==> flow/design.v <==
`timescale 1ns/1ns
 `timescale 1ns/1ns
module signed_shifter (input wire [4-1:0] i,
                       input wire signed [16:0] D,
                       output reg signed [16:0] Q);
always @ *
begin
Q = D >>> i;  
end
endmodule
 `timescale 1ns/1ns
module rotator (
    input wire clk,
    input wire rst,
    input wire signed  [16:0]    x_i,
    input wire signed  [16:0]    y_i,
    output wire signed [16:0]    x_o,
    output wire signed [16:0]    y_o
    );
    parameter integer iteration             = 0;  
    parameter signed [16:0] tangle = 0;  
    reg signed [16:0] x_1;
    reg signed [16:0] y_1;
    wire signed [16:0] x_i_shifted;
    wire signed [16:0] y_i_shifted;
    signed_shifter x_shifter(iteration,x_i,x_i_shifted);
    signed_shifter y_shifter(iteration,y_i,y_i_shifted);
    always @ (posedge clk)
        if (rst) begin
            x_1 <= 0;
            y_1 <= 0;
            end else begin
            if (y_i > 0) begin   
                x_1 <= x_i + y_i_shifted;  
                y_1 <= y_i - x_i_shifted;  
                end else begin
                x_1 <= x_i - y_i_shifted;  
                y_1 <= y_i + x_i_shifted;  
            end
        end
        assign x_o = x_1;
        assign y_o = y_1;
endmodule
 `timescale 1ns/1ns
module cordic (
    input wire clk,
    input wire rst,
    input wire                        valid_i,
    input wire signed [16:0]    x_i,
    input wire signed [16:0]    y_i,
    output wire                        valid_o,
    output wire signed [16:0]    x_o,
    output wire signed [16:0]    y_o
    );
    function [16:0] tanangle;
        input [3:0] i;
        begin
            case (i)
                4'b0000: tanangle = 17'd25735;     
                4'b0001: tanangle = 17'd15192;     
                4'b0010: tanangle = 17'd8027;      
                4'b0011: tanangle = 17'd4075;      
                4'b0100: tanangle = 17'd2045;      
                4'b0101: tanangle = 17'd1024;      
                4'b0110: tanangle = 17'd512;       
                4'b0111: tanangle = 17'd256;       
                4'b1000: tanangle = 17'd128;       
                4'b1001: tanangle = 17'd64;        
                4'b1010: tanangle = 17'd32;        
                4'b1011: tanangle = 17'd16;        
                4'b1100: tanangle = 17'd8;         
                4'b1101: tanangle = 17'd4;         
                4'b1110: tanangle = 17'd2;         
                4'b1111: tanangle = 17'd1;         
            endcase
        end
    endfunction
    wire signed [16:0] x [16-1:0];
    wire signed [16:0] y [16-1:0];
    assign x[0]    = x_i < 0  ? -x_i 
                                : x_i;
    assign y[0]    = y_i < 0  ? -y_i
                                : y_i;
    assign x_o     = x[16-1];
    assign y_o     = y[16-1];
    reg [16-2:0] valid_pipe;
    always @ (posedge clk)
        if (rst)
            valid_pipe <= 0;
        else
            valid_pipe <= {valid_pipe[16-3:0], valid_i};
    assign valid_o = valid_pipe[16-2];
    genvar i;
    generate
    for(i = 0;i<16-1;i = i+1)
    begin
        rotator #(.iteration(i), .tangle(tanangle(i))) U (clk,rst,x[i],y[i],x[i+1],y[i+1]);
    end
    endgenerate
endmodule
**Tool chain data of cordic**

Tool output for the design above, in the order of the flow.
Line numbers count from 1 in the design file above.
Library cell names are shortened.
Not given: n/a

- Top module: cordic
- Clock: clk
- Library: sky130hd
- Corner: tt_025C_1v80

**Word level**

Yosys after proc, flatten, opt, wreduce and memory -nomap, before mapping. Enables and synchronous resets that opt folds into registers are not counted as muxes. Print and check cells are not counted. Equal cells are merged and count once.

- Bits of input ports: 37
- Flip-flop bits (word level): 525
- Output and inout bits: 35
- Word-level cells: 141

- $lt $le $gt $ge: 17
- Multiplexer cells: 32
- $add $sub $neg: 61

Operators with widths:

| cell | number |
|---|---|
| 17-bit two-way mux | 32 |
| 17-bit by 1-bit greater-than comparator with 1-bit output with constant B | 15 |
| 17-bit by 1-bit less-than comparator with 1-bit output with constant B | 2 |
| 17-bit by 10-bit adder with 17-bit output | 2 |
| 17-bit by 10-bit subtractor with 17-bit output | 2 |
| 17-bit by 11-bit adder with 17-bit output | 2 |
| 17-bit by 11-bit subtractor with 17-bit output | 2 |
| 17-bit by 12-bit adder with 17-bit output | 2 |
| 17-bit by 12-bit subtractor with 17-bit output | 2 |
| 17-bit by 13-bit adder with 17-bit output | 2 |
| 17-bit by 13-bit subtractor with 17-bit output | 2 |
| 17-bit by 14-bit adder with 17-bit output | 2 |
| 17-bit by 14-bit subtractor with 17-bit output | 2 |
| 17-bit by 15-bit adder with 17-bit output | 2 |
| 17-bit by 15-bit subtractor with 17-bit output | 2 |
| 17-bit by 16-bit adder with 17-bit output | 2 |
| 17-bit by 16-bit subtractor with 17-bit output | 2 |
| 17-bit subtractor | 2 |
| 17-bit by 3-bit adder with 17-bit output | 2 |
| 17-bit by 3-bit subtractor with 17-bit output | 2 |
| 17-bit by 4-bit adder with 17-bit output | 2 |
| 17-bit by 4-bit subtractor with 17-bit output | 2 |
| 17-bit by 5-bit adder with 17-bit output | 2 |
| 17-bit by 5-bit subtractor with 17-bit output | 2 |
| 17-bit by 6-bit adder with 17-bit output | 2 |
| 17-bit by 6-bit subtractor with 17-bit output | 2 |
| 17-bit by 7-bit adder with 17-bit output | 2 |
| 17-bit by 7-bit subtractor with 17-bit output | 2 |

Not listed: further kinds 6, cells in them 11.

**Longest topological paths**

Longest topological path by Yosys (ltp), each cell counted once; first at word level (registers and memories cut), then after technology mapping (sequential cells cut; the memories' decode and read muxes count).

- Depth after elaboration: 4
- ABC_AREA: 0
- Mapped depth: 22
- Mapped depth without buffers: 21

**Mapped cells and area**

The flow's flattened synthesis, as Yosys stat reports it; memories are mapped. The netlist is that of the ABC_AREA named above (0 if unset); the other value can give another one.
Totals and module areas in this step are rounded.

Cell types:

| cell | number | total area (um2) |
|---|---|---|
| dfxtp_1 | 524 | 1.05E+04 |
| ha_1 | 560 | 7006.72 |
| xnor2_1 | 331 | 2899.03 |
| nor2_1 | 706 | 2.65E+03 |
| a21oi_1 | 380 | 1.9E+03 |
| xor2_1 | 208 | 1.82E+03 |
| inv_1 | 375 | 1407.6 |
| o21ai_0 | 261 | 1.31E+03 |
| nand2_1 | 339 | 1272.47 |
| nor3_1 | 211 | 1.06E+03 |
| a21o_1 | 115 | 863.328 |
| nor2b_1 | 131 | 819.536 |
| fa_1 | 31 | 620.595 |
| nand3_1 | 113 | 565.542 |
| o31ai_1 | 66 | 495.475 |
| nand2b_1 | 69 | 431.664 |
| clkbuf_1 | 110 | 412.896 |
| nor4_1 | 62 | 387.872 |

Not listed: further types 55, cells in them 699.

- Chip area (Yosys): 41600 um2
- Buffers: 136
- Sequential area: 10500 um2
- Flip-flops: 524
- Mapped cells: 5291

By module: a second synthesis without flattening, with its own total; a netlist apart from the flattened one above.

- Cell total of the unflattened synthesis: 8881
- Area (unflattened synthesis): 75500 um2

Rows give one instance, submodules left out.

By module:

| module | sequential area (um2) | area (um2) | times used | cells |
|---|---|---|---|---|
| signed_shifter | 0.0 | 948 | 30 | 102 |
| rotator | 681 | 3180 | 1 | 404 |
| rotator | 681 | 3160 | 1 | 399 |
| rotator | 681 | 3080 | 1 | 380 |
| rotator | 681 | 3080 | 1 | 380 |
| rotator | 681 | 3080 | 1 | 380 |
| rotator | 681 | 3080 | 1 | 380 |
| rotator | 681 | 3080 | 1 | 380 |
| rotator | 681 | 3080 | 1 | 380 |
| rotator | 681 | 3080 | 1 | 380 |
| rotator | 681 | 3080 | 1 | 380 |
| rotator | 681 | 3080 | 1 | 379 |
| rotator | 681 | 2980 | 1 | 370 |
| rotator | 681 | 2980 | 1 | 370 |

Further modules, not shown: 3.

**Worst setup path after synthesis**

Source: OpenSTA report_checks on the synthesized netlist (no wires, ideal clock, input and output delay 20% of the period each), path of least setup slack; recovery checks are left aside. Register names are those of the netlist, which keeps one name where synthesis merged equal registers.

- Path kind: register to register
- Start point: register genblk1[1].U.y_1[2]
- End point: register genblk1[2].U.x_1[16]
- Path delay: 4816 ps
- Launch time at the first pin: 0 ps
- Clock period: 4600 ps
- Required time: 4530 ps
- Stages: 22
- Arrival: 4746 ps
- Setup slack: -216 ps
- Synthesis period reached: 4816 ps

"path delay" = arrival - input delay + setup time.
"stages" counts driving pins, that of a launching flip-flop among them; a cell with two outputs on the path counts twice.
"synthesis period reached" is the clock period less the worst setup slack; recovery checks do not enter. This is arithmetic on one report: input and output delays are still those of the set period (20% each).
Between the ends stands the longest chain of elaborated cells between them, by number of cells; it is not shown to be the way that was timed. Of several equally long chains one is given.
A line is the first line of the expression or statement that the cell stems from. Yosys adds cells for indexed reads and writes and turns some case tables into memories.
At most two assigning lines are given for a register; there are more.

- Cells stage by stage: dfxtp_1 > inv_1 > ha_1 > or4b_2 > nor4b_1 > nand2_1 > or3_1 > nand2b_1 > buf_1 > nor2_1 > xnor2_1 > ha_1 > nor2b_1 > o21ai_0 > a21boi_0 > o21ai_0 > a21oi_1 > a41oi_1 > a211oi_1 > o31a_1 > or3_1 > a21oi_1
- Cells in the longest elaborated chain: 2

Ends and longest elaborated chain, after synthesis:

| element | line | source |
|---|---|---|
| from (decl) | 23 | `reg signed [16:0] y_1;` |
| from (assign) | 35 | `y_1 <= y_i - x_i_shifted;` |
| from (assign) | 38 | `y_1 <= y_i + x_i_shifted;` |
| 17-bit by 15-bit subtractor with 17-bit output | 37 | `x_1 <= x_i - y_i_shifted;` |
| 17-bit two-way mux | 33 | `if (y_i > 0) begin` |
| to (assign) | 34 | `x_1 <= x_i + y_i_shifted;` |
| to (assign) | 37 |  |
| to (decl) | 22 | `reg signed [16:0] x_1;` |

**Timing after layout**

From the final timing report of flow run 1: the path of least setup slack in the routed layout; clock arrival at registers is part of the times.
The path's times are printed in steps of 10 ps; the period is the one set.

- Path kind: register to register
- Start point: register genblk1[1].U.y_1[3]
- End point: register genblk1[2].U.x_1[10]
- Setup slack: -1170 ps
- Arrival: 4790 ps
- Clock period: 3090 ps
- Required time: 3620 ps
- Stages: 24
- Launch time at the first pin: 670 ps

Between the ends stands the longest chain of elaborated cells between them, by number of cells; it is not shown to be the way that was timed. Of several equally long chains one is given.
At most two assigning lines are given for a register; there are more.

- Cells stage by stage: dfxtp_2 > inv_2 > ha_4 > or4b_4 > nor4b_4 > nand2_1 > or3_4 > nor2b_4 > nand2_2 > o21ai_2 > buf_4 > fa_2 > nor2b_4 > o21ai_2 > a21boi_2 > o21ai_2 > a21oi_2 > a41oi_2 > buf_4 > buf_4 > buf_6 > nand2b_4 > xnor2_2 > nor2_1
- Cells in the longest elaborated chain: 2

Ends and longest elaborated chain, post-layout:

| element | line | source |
|---|---|---|
| from (decl) | 23 | `reg signed [16:0] y_1;` |
| from (assign) | 35 | `y_1 <= y_i - x_i_shifted;` |
| from (assign) | 38 | `y_1 <= y_i + x_i_shifted;` |
| 17-bit by 15-bit subtractor with 17-bit output | 37 | `x_1 <= x_i - y_i_shifted;` |
| 17-bit two-way mux | 33 | `if (y_i > 0) begin` |
| to (assign) | 34 | `x_1 <= x_i + y_i_shifted;` |
| to (assign) | 37 |  |
| to (decl) | 22 | `reg signed [16:0] x_1;` |

## Implementation results

Module cordic, platform sky130hd: 5 stored runs of the flow (Yosys, OpenROAD) with differing settings, in no particular order. Input and output delays are each 20% of the period that was set; the output load is 0.01 pF.
"period achieved" is the run's clock period less its worst setup slack. It is reckoned from that one timing run; input and output delays stay at 20% of the period that was set.
"worst setup path time" = time allowed to the worst setup path (clock period - input delay - output delay, where it has them) - its slack; a late launch clock adds to it, a late capture clock takes from it.
"worst setup path time" is given in steps of 10 ps.
Results are given in rounded form.
A setting shown as . is not set for that run.

| name | flow run 1 | flow run 2 | flow run 3 | flow run 4 | flow run 5 |
|---|---|---|---|---|---|
| CAP_MARGIN | 40 | 40 | 20 | 20 | 20 |
| CELL_PAD_IN_SITES_GLOBAL_PLACEMENT | 1 | 2 | . | . | . |
| CORE_UTILIZATION | 45 | 17 | 61 | 40 | 40 |
| CTS_CLUSTER_DIAMETER | 46 | 46 | . | . | . |
| GPL_TIMING_DRIVEN | 1 | 1 | . | . | . |
| HOLD_SLACK_MARGIN | 0.06 | . | . | . | . |
| MAX_ROUTING_LAYER | met4 | met5 | . | met4 | . |
| MIN_ROUTING_LAYER | met2 | met2 | . | met2 | . |
| PLACE_DENSITY_LB_ADDON | 0.04 | . | . | . | . |
| SETUP_SLACK_MARGIN | 0.47 | 0.31 | . | . | . |
| TNS_END_PERCENT | 35 | 15 | . | 60 | . |
| period_ns | 3.09 | 3.09 | 4.47 | 4.6 | 4.6 |
| CORE_MARGIN | 2 | 8 | 2 | 2 | 2 |
| SLEW_MARGIN | 20 | 35 | 20 | 20 | 20 |
| CORE_ASPECT_RATIO | . | 0.59 | . | 1.6 | . |
| GPL_ROUTABILITY_DRIVEN | . | 0 | . | . | . |
| ABC_AREA | . | . | . | 0 | 1 |
| CELL_PAD_IN_SITES_DETAIL_PLACEMENT | . | . | . | 1 | 1 |
| total negative setup slack (ps) | -152000 | -192000 | 0 | 0 | 0 |
| synthesis area (um2) | 41600 | 41600 | 41600 | 41600 | 43700 |
| standard-cell area of the final layout (um2) | 65700 | 68100 | 47600 | 49200 | 48600 |
| period achieved (ps) | 4261 | 4461 | 4335 | 4478 | 4274 |
| overall die area (um2) | 94900 | 261000 | 70300 | 107000 | 112000 |
| worst hold slack in the final report (ps) | 414 | 181 | 437 | 432 | 403 |
| post-layout utilization (%) | 71.6 | 28.0 | 70.6 | 47.8 | 44.8 |
| worst setup slack after layout (ps) | -1170 | -1370 | 135 | 122 | 326 |
| worst setup path time (ps) | 4260 | 4460 | 4340 | 4480 | 4270 |
| critical path kind | register to register | register to register | register to register | register to register | register to register |
